==> flow/design.v <==
module i16_mul(
    input signed [15:0] A,
    input signed [15:0] B,
    output signed [31:0] P
);
assign P = A * B;
endmodule
module i18_mul(
    input signed [17:0] A,
    input signed [15:0] B_coef,
    output signed [33:0] P
);
assign P = A * B_coef;
endmodule
module i36_acc(
    input signed [33:0] A,
    input signed [31:0] B,
    input signed [35:0] _Z,
    output signed [35:0] S
);
wire signed [35:0] A_ext = {{2{A[33]}}, A};
wire signed [35:0] B_ext = {{4{B[31]}}, B};
assign S = A_ext + B_ext + _Z;
endmodule
module i36_delay(
    input CLK,
    input RST,
    input signed [35:0] STORE,
    output reg signed [35:0] READ
);
always @ (posedge CLK, negedge RST) begin
    if (!RST) begin
        READ <= 0;
    end else begin
        READ <= STORE;
    end
end
endmodule
module i36_trunc(
    input signed [35:0] A,
    output reg signed [15:0] B_sat,
    output reg signed [17:0] B
);
wire signed [35:0] shifted_inter = (A >>> 14);
wire signed [21:0] shifted = shifted_inter[21:0];
always @(*) begin
    B = $signed(shifted[17:0]);
    if (shifted > 22'sd32767) B_sat = 16'sd32767;
    else if (shifted < -22'sd32768) B_sat = -16'sd32768;
    else B_sat = $signed(shifted[15:0]);
end
endmodule
module i16_biquad(
    input CLK, RST,
    input unsigned [15:0] A,
    output signed [15:0] B,
    input signed [15:0] b_0,
    input signed [15:0] b_1,
    input signed [15:0] b_2,
    input signed [15:0] a_1,
    input signed [15:0] a_2
);
wire signed [17:0] feedback;
wire signed [31:0] P_b0;
wire signed [31:0] P_b1;
wire signed [31:0] P_b2;
wire signed [33:0] P_a1;
wire signed [33:0] P_a2;
wire signed [35:0] S_0;
wire signed [35:0] S_1;
wire signed [35:0] S_2;
wire signed [35:0] Z_0;
wire signed [35:0] Z_1;
i16_mul mul_b0(
    .A(A),
    .B(b_0),
    .P(P_b0)
);
i16_mul mul_b1(
    .A(A),
    .B(b_1),
    .P(P_b1)
);
i16_mul mul_b2(
    .A(A),
    .B(b_2),
    .P(P_b2)
);
i18_mul mul_a1(
    .A(feedback),
    .B_coef(a_1),
    .P(P_a1)
);
i18_mul mul_a2(
    .A(feedback),
    .B_coef(a_2),
    .P(P_a2)
);
i36_acc ACC_0(
    .A(P_a2),
    .B(P_b2),
    ._Z(36'sd0),
    .S(S_0)
);
i36_acc ACC_1(
    .A(P_a1),
    .B(P_b1),
    ._Z(Z_0),
    .S(S_1)
);
i36_acc ACC_2(
    .A(34'sd0),
    .B(P_b0),
    ._Z(Z_1),
    .S(S_2)
);
i36_delay DELAY_0(
    .CLK(CLK),
    .RST(RST),
    .STORE(S_0),
    .READ(Z_0)
);
i36_delay DELAY_1(
    .CLK(CLK),
    .RST(RST),
    .STORE(S_1),
    .READ(Z_1)
);
i36_trunc OUT(
    .A(S_2),
    .B(feedback),
    .B_sat(B)
);
endmodule
# From RTL to reports: i16_biquad
# Tool output for the design above, in the order of the flow.
# Lines are those of the file above, counted from 1.
# A cell with n/a has no value.
[inputs] top="i16_biquad" clk_port="CLK" cell_library="sky130hd" pvt_corner="tt_025C_1v80"

# Word-level counts
# Yosys after proc, flatten, opt, wreduce and memory -nomap, before mapping. Enables and synchronous resets that opt folds into registers are not counted as muxes. Memory bits, and registers merged into a memory's read port (data or address), are not among the register bits. Print and check cells are not counted. Equal cells are merged and count once.
[bits] output_inout_bits=16 latchBits=0 word_cells=15 regBits=71 input_bits=98 mem_bits_ro=0 mem_count=0 ramBits=0 clocked_rd_ports_x_width=0
[op_classes] add_sub_neg=4 eq_ne=0 multipliers=5 compare=2 reduce_and_logical=0 mux=2 shifts=0 n_div=0 logic=0
[ops] cell="multiplier 16 x 16 -> 32 bit" n=3
[ops] cell="multiplier 18 x 16 -> 34 bit" n=2
[ops] cell="adder 34 x 32 -> 35 bit" n=2
[ops] cell="adder 32 x 36 -> 36 bit" n=1
[ops] cell="adder 35 x 35 -> 36 bit" n=1
[ops] cell="two-way mux 16 bit" n=2
[ops] cell="greater-than comparator 22 x 16 -> 1 bit with constant B" n=1
[ops] cell="less-than comparator 22 x 16 -> 1 bit with constant B" n=1

# Longest topological paths
# Depth = most cells in a row (Yosys ltp): at word level without a register or memory, in the mapped netlist without a sequential cell, where the memories' decode and read muxes count.
[logic_depth] word_depth=5 ABC_AREA=0 depth_mapped=52 mapped_depth_nobuf=50

# Synthesis result
# Yosys stat after the flow's synthesis: flattened, memories mapped to cells. It holds for the ABC_AREA given above (unset counts as 0); a run with the other value may have another netlist.
# The area totals of this step are shown rounded.
[synth_totals] yosys_area_um2=57500 buf_cells=223 mapped_cells=6004 ffs=71 sequential_area_um2=1780
[types] type="sky130_fd_sc_hd__fa_1" n=1629 type_area_um2=3.26E+04
[types] type="sky130_fd_sc_hd__inv_1" n=1830 type_area_um2=6.87E+03
[types] type="sky130_fd_sc_hd__ha_1" n=402 type_area_um2=5.03E+03
[types] type="sky130_fd_sc_hd__and2_1" n=647 type_area_um2=4.05E+03
[types] type="sky130_fd_sc_hd__nand2_1" n=669 type_area_um2=2.51E+03
[types] type="sky130_fd_sc_hd__dfrtp_1" n=71 type_area_um2=1.78E+03
[types] type="sky130_fd_sc_hd__clkbuf_1" n=218 type_area_um2=818.285
[types] type="sky130_fd_sc_hd__xnor2_1" n=91 type_area_um2=797.014
[types] type="sky130_fd_sc_hd__a21oi_1" n=73 type_area_um2=365.35
[types] type="sky130_fd_sc_hd__a21o_1" n=46 type_area_um2=345.331
[types] type="sky130_fd_sc_hd__nand2b_1" n=45 type_area_um2=281.52
[types] type="sky130_fd_sc_hd__xor2_1" n=27 type_area_um2=236.477
[types] type="sky130_fd_sc_hd__nor2_1" n=51 type_area_um2=191.434
[types] type="sky130_fd_sc_hd__o21bai_1" n=18 type_area_um2=135.13
[types] type="sky130_fd_sc_hd__a21oi_2" n=14 type_area_um2=122.618
[types] type="sky130_fd_sc_hd__o21ai_0" n=24 type_area_um2=120.115
[types] type="sky130_fd_sc_hd__o21a_1" n=13 type_area_um2=97.594
[types] type="sky130_fd_sc_hd__nand4_1" n=10 type_area_um2=62.56
# Not listed: further types 56, cells in them 126.
# The figures by module come from a second, unflattened synthesis with its own total; it is not the netlist above.
[hier_totals] cells_unflattened=7025 area_unflattened_um2=62600
# Each row is one instance without its submodules.
[modules] mod="i16_mul" mod_seq_area_um2=0.0 mod_area_um2=10000 instances=3 n_cells=1126
[modules] mod="i18_mul" mod_seq_area_um2=0.0 mod_area_um2=11000 instances=2 n_cells=1251
[modules] mod="i36_acc" mod_seq_area_um2=0.0 mod_area_um2=2750 instances=3 n_cells=337
[modules] mod="i36_delay" mod_seq_area_um2=901 mod_area_um2=901 instances=2 n_cells=36
[modules] mod="i36_trunc" mod_seq_area_um2=0.0 mod_area_um2=520 instances=1 n_cells=61
[modules] mod="i16_biquad" mod_seq_area_um2=0.0 mod_area_um2=3.8 instances=1 n_cells=1

# Path before layout
# Source: OpenSTA report_checks on the synthesized netlist (no wires, ideal clock, input and output delay 20% of the period each), path of least setup slack; recovery checks are left aside. Register names are those of the netlist, which keeps one name where synthesis merged equal registers.
[synth_timing] path_type="input-to-reg" from="input port A[15]" to="register DELAY_1.READ[32]" path_delay_ns=12.760 n_path_buf=3 in_delay_ns=3.200 clock_period_ns=16.0 arrival_ns=15.828 required_time_ns=15.868 stages=46 launch_ns=3.200 setup_time_ns=0.132 slack_ns=0.041 synth_period_reached_ns=15.959
# "path_delay_ns" = arrival - input delay + setup time.
# "stages": output pins that drive a net of the path, with the launching flip-flop's if there is one; two outputs of one cell count as two.
# "synth_period_reached_ns" is the clock period less the worst setup slack; recovery checks do not enter. This is arithmetic on one report: input and output delays are still those of the set period (20% each).
# Between the ends stands the longest chain of elaborated cells between them, by number of cells; it is not shown to be the way that was timed. Of several equally long chains one is given.
# A line is the first line of the expression or statement that the cell stems from. Yosys adds cells for indexed reads and writes and turns some case tables into memories.
[synth_between] path_cell_list="sky130_fd_sc_hd__clkbuf_1 sky130_fd_sc_hd__clkbuf_1 sky130_fd_sc_hd__nand2_1 sky130_fd_sc_hd__fa_1 sky130_fd_sc_hd__inv_1 sky130_fd_sc_hd__fa_1 sky130_fd_sc_hd__inv_1 sky130_fd_sc_hd__fa_1 sky130_fd_sc_hd__fa_1 sky130_fd_sc_hd__inv_1 sky130_fd_sc_hd__fa_1 sky130_fd_sc_hd__inv_1 sky130_fd_sc_hd__fa_1 sky130_fd_sc_hd__inv_1 sky130_fd_sc_hd__ha_1 sky130_fd_sc_hd__clkbuf_1 sky130_fd_sc_hd__a21o_1 sky130_fd_sc_hd__a21oi_1 [... 10 more ...] sky130_fd_sc_hd__inv_1 sky130_fd_sc_hd__fa_1 sky130_fd_sc_hd__inv_1 sky130_fd_sc_hd__fa_1 sky130_fd_sc_hd__inv_1 sky130_fd_sc_hd__fa_1 sky130_fd_sc_hd__inv_1 sky130_fd_sc_hd__fa_1 sky130_fd_sc_hd__inv_1 sky130_fd_sc_hd__ha_1 sky130_fd_sc_hd__a21o_1 sky130_fd_sc_hd__a21o_1 sky130_fd_sc_hd__a21oi_1 sky130_fd_sc_hd__o21ai_1 sky130_fd_sc_hd__a311o_1 sky130_fd_sc_hd__a2111oi_2 sky130_fd_sc_hd__nor3_1 sky130_fd_sc_hd__xor2_1" elab_chain_cells=5 cells_between=6 cone_lines=3 cone_classes="add/sub (3); mul (3)"
[synth_rtl] item="start, declared" line=55 rtl="input unsigned [15:0] A,"
[synth_rtl] item="multiplier 16 x 16 -> 32 bit" line=6 rtl="assign P = A * B;"
[synth_rtl] item="adder 32 x 36 -> 36 bit" line=23 rtl="assign S = A_ext + B_ext + _Z;"
[synth_rtl] item="multiplier 18 x 16 -> 34 bit" line=13 rtl="assign P = A * B_coef;"
[synth_rtl] item="adder 34 x 32 -> 35 bit" line=23
[synth_rtl] item="adder 35 x 35 -> 36 bit" line=23
[synth_rtl] item="end, assigned" line=33 rtl="READ <= 0;"
[synth_rtl] item="end, assigned" line=35 rtl="READ <= STORE;"
[synth_rtl] item="end, declared" line=29 rtl="output reg signed [35:0] READ"

# Timing after layout
# From the final timing report of stored run 4: the path of least setup slack in the routed layout; clock arrival at registers is part of the times.
[layout_timing] path_type="input-to-reg" from="input port b_0[2]" to="register DELAY_0.READ[34]" setup_time_ns=0.13 clock_period_ns=17.5 in_delay_ns=3.50 arrival_ns=17.06 launch_ns=3.50 stages=50 n_path_buf=6 slack_ns=0.76 required_time_ns=17.82
# Between the ends stands the longest chain of elaborated cells between them, by number of cells; it is not shown to be the way that was timed. Of several equally long chains one is given.
[layout_between] path_cell_list="sky130_fd_sc_hd__clkdlybuf4s50_1 sky130_fd_sc_hd__buf_12 sky130_fd_sc_hd__and2_1 sky130_fd_sc_hd__fa_1 sky130_fd_sc_hd__inv_1 sky130_fd_sc_hd__fa_1 sky130_fd_sc_hd__fa_1 sky130_fd_sc_hd__inv_1 sky130_fd_sc_hd__fa_1 sky130_fd_sc_hd__fa_1 sky130_fd_sc_hd__inv_1 sky130_fd_sc_hd__fa_1 sky130_fd_sc_hd__inv_1 sky130_fd_sc_hd__ha_1 sky130_fd_sc_hd__nor2_1 sky130_fd_sc_hd__nor3b_1 sky130_fd_sc_hd__a32o_1 sky130_fd_sc_hd__a21oi_4 [... 14 more ...] sky130_fd_sc_hd__inv_1 sky130_fd_sc_hd__fa_1 sky130_fd_sc_hd__inv_1 sky130_fd_sc_hd__fa_1 sky130_fd_sc_hd__inv_1 sky130_fd_sc_hd__fa_1 sky130_fd_sc_hd__inv_1 sky130_fd_sc_hd__ha_1 sky130_fd_sc_hd__nand4_1 sky130_fd_sc_hd__nor4_4 sky130_fd_sc_hd__o211ai_1 sky130_fd_sc_hd__o21ai_0 sky130_fd_sc_hd__buf_4 sky130_fd_sc_hd__o221ai_2 sky130_fd_sc_hd__buf_4 sky130_fd_sc_hd__o2111ai_1 sky130_fd_sc_hd__a21oi_1 sky130_fd_sc_hd__xnor2_1" elab_chain_cells=4 cells_between=4 cone_lines=3 cone_classes="add/sub (2); mul (2)"
[layout_rtl] item="start, declared" line=57 rtl="input signed [15:0] b_0,"
[layout_rtl] item="multiplier 16 x 16 -> 32 bit" line=6 rtl="assign P = A * B;"
[layout_rtl] item="adder 32 x 36 -> 36 bit" line=23 rtl="assign S = A_ext + B_ext + _Z;"
[layout_rtl] item="multiplier 18 x 16 -> 34 bit" line=13 rtl="assign P = A * B_coef;"
[layout_rtl] item="adder 34 x 32 -> 35 bit" line=23
[layout_rtl] item="end, assigned" line=33 rtl="READ <= 0;"
[layout_rtl] item="end, assigned" line=35 rtl="READ <= STORE;"
[layout_rtl] item="end, declared" line=29 rtl="output reg signed [35:0] READ"

# Measured results for i16_biquad: 5 stored runs of the Yosys and OpenROAD flow on sky130hd. The settings differ; the order carries no meaning. The constraints put input and output delay at 20% of the set period each and load the outputs with 0.01 pF.
# "clock_period_reached_ns" = clock period - worst setup slack. The figure is calculated, with input and output delays left at 20% of the set period.
# "worst_path_time_ns": the worst setup path's part of the clock period (all of it between registers, 20% less for each end at a port) less its slack. A launch clock that arrives late makes it longer, a capture clock that arrives late makes it shorter.
# Values from the reports are rounded here.
run="stored run 1" settings CAP_MARGIN=10 CELL_PAD_IN_SITES_DETAIL_PLACEMENT=2 CORE_ASPECT_RATIO=1.79 CORE_MARGIN=9 CORE_UTILIZATION=39 CTS_CLUSTER_DIAMETER=335 CTS_CLUSTER_SIZE=88 GPL_ROUTABILITY_DRIVEN=0 GPL_TIMING_DRIVEN=1 SETUP_SLACK_MARGIN=2.27 SLEW_MARGIN=35 TNS_END_PERCENT=40 period_ns=10.1
run="stored run 1" outcome="incomplete, routing halted on GRT-0116"
run="stored run 2" settings CELL_PAD_IN_SITES_DETAIL_PLACEMENT=2 CORE_ASPECT_RATIO=1.79 CORE_UTILIZATION=40 CTS_CLUSTER_DIAMETER=335 GPL_TIMING_DRIVEN=1 SLEW_MARGIN=35 TNS_END_PERCENT=45 period_ns=10.1 CAP_MARGIN=20 CORE_MARGIN=2
run="stored run 2" outcome="incomplete, routing halted on GRT-0116"
run="stored run 3" settings ABC_AREA=1 CAP_MARGIN=20 CELL_PAD_IN_SITES_DETAIL_PLACEMENT=2 CELL_PAD_IN_SITES_GLOBAL_PLACEMENT=2 CORE_ASPECT_RATIO=1.1 CORE_MARGIN=7 CORE_UTILIZATION=68 CTS_CLUSTER_DIAMETER=46 GPL_ROUTABILITY_DRIVEN=1 GPL_TIMING_DRIVEN=0 MIN_ROUTING_LAYER="met2" PLACE_DENSITY_LB_ADDON=0.06 SETUP_SLACK_MARGIN=0.36 TNS_END_PERCENT=5 period_ns=22.4 SLEW_MARGIN=20
run="stored run 3" outcome="incomplete, placement halted on FLW-0024"
run="stored run 4" settings CELL_PAD_IN_SITES_DETAIL_PLACEMENT=1 CORE_UTILIZATION=22 CTS_CLUSTER_SIZE=11 PLACE_DENSITY_LB_ADDON=0.14 SLEW_MARGIN=30 period_ns=17.5 CAP_MARGIN=20 CORE_MARGIN=2
run="stored run 4" results final_cell_area_um2=64200 fin_tns_ns=0.000 util_pct=24.7 worst_path_time_ns=13.24 path_kind="input-to-reg" design_die_area_um2=265000 clock_period_reached_ns=16.743 ws_hold_ns=0.616 synthArea_um2=57500 final_setup_ws_ns=0.757
run="stored run 5" settings ABC_AREA=1 CAP_MARGIN=10 CELL_PAD_IN_SITES_DETAIL_PLACEMENT=2 CORE_ASPECT_RATIO=1.79 CORE_MARGIN=7 CORE_UTILIZATION=39 CTS_CLUSTER_DIAMETER=335 CTS_CLUSTER_SIZE=88 GPL_ROUTABILITY_DRIVEN=0 GPL_TIMING_DRIVEN=1 SETUP_SLACK_MARGIN=2.27 SLEW_MARGIN=35 TNS_END_PERCENT=40 period_ns=10.1
run="stored run 5" outcome="incomplete, routing halted on GRT-0116"
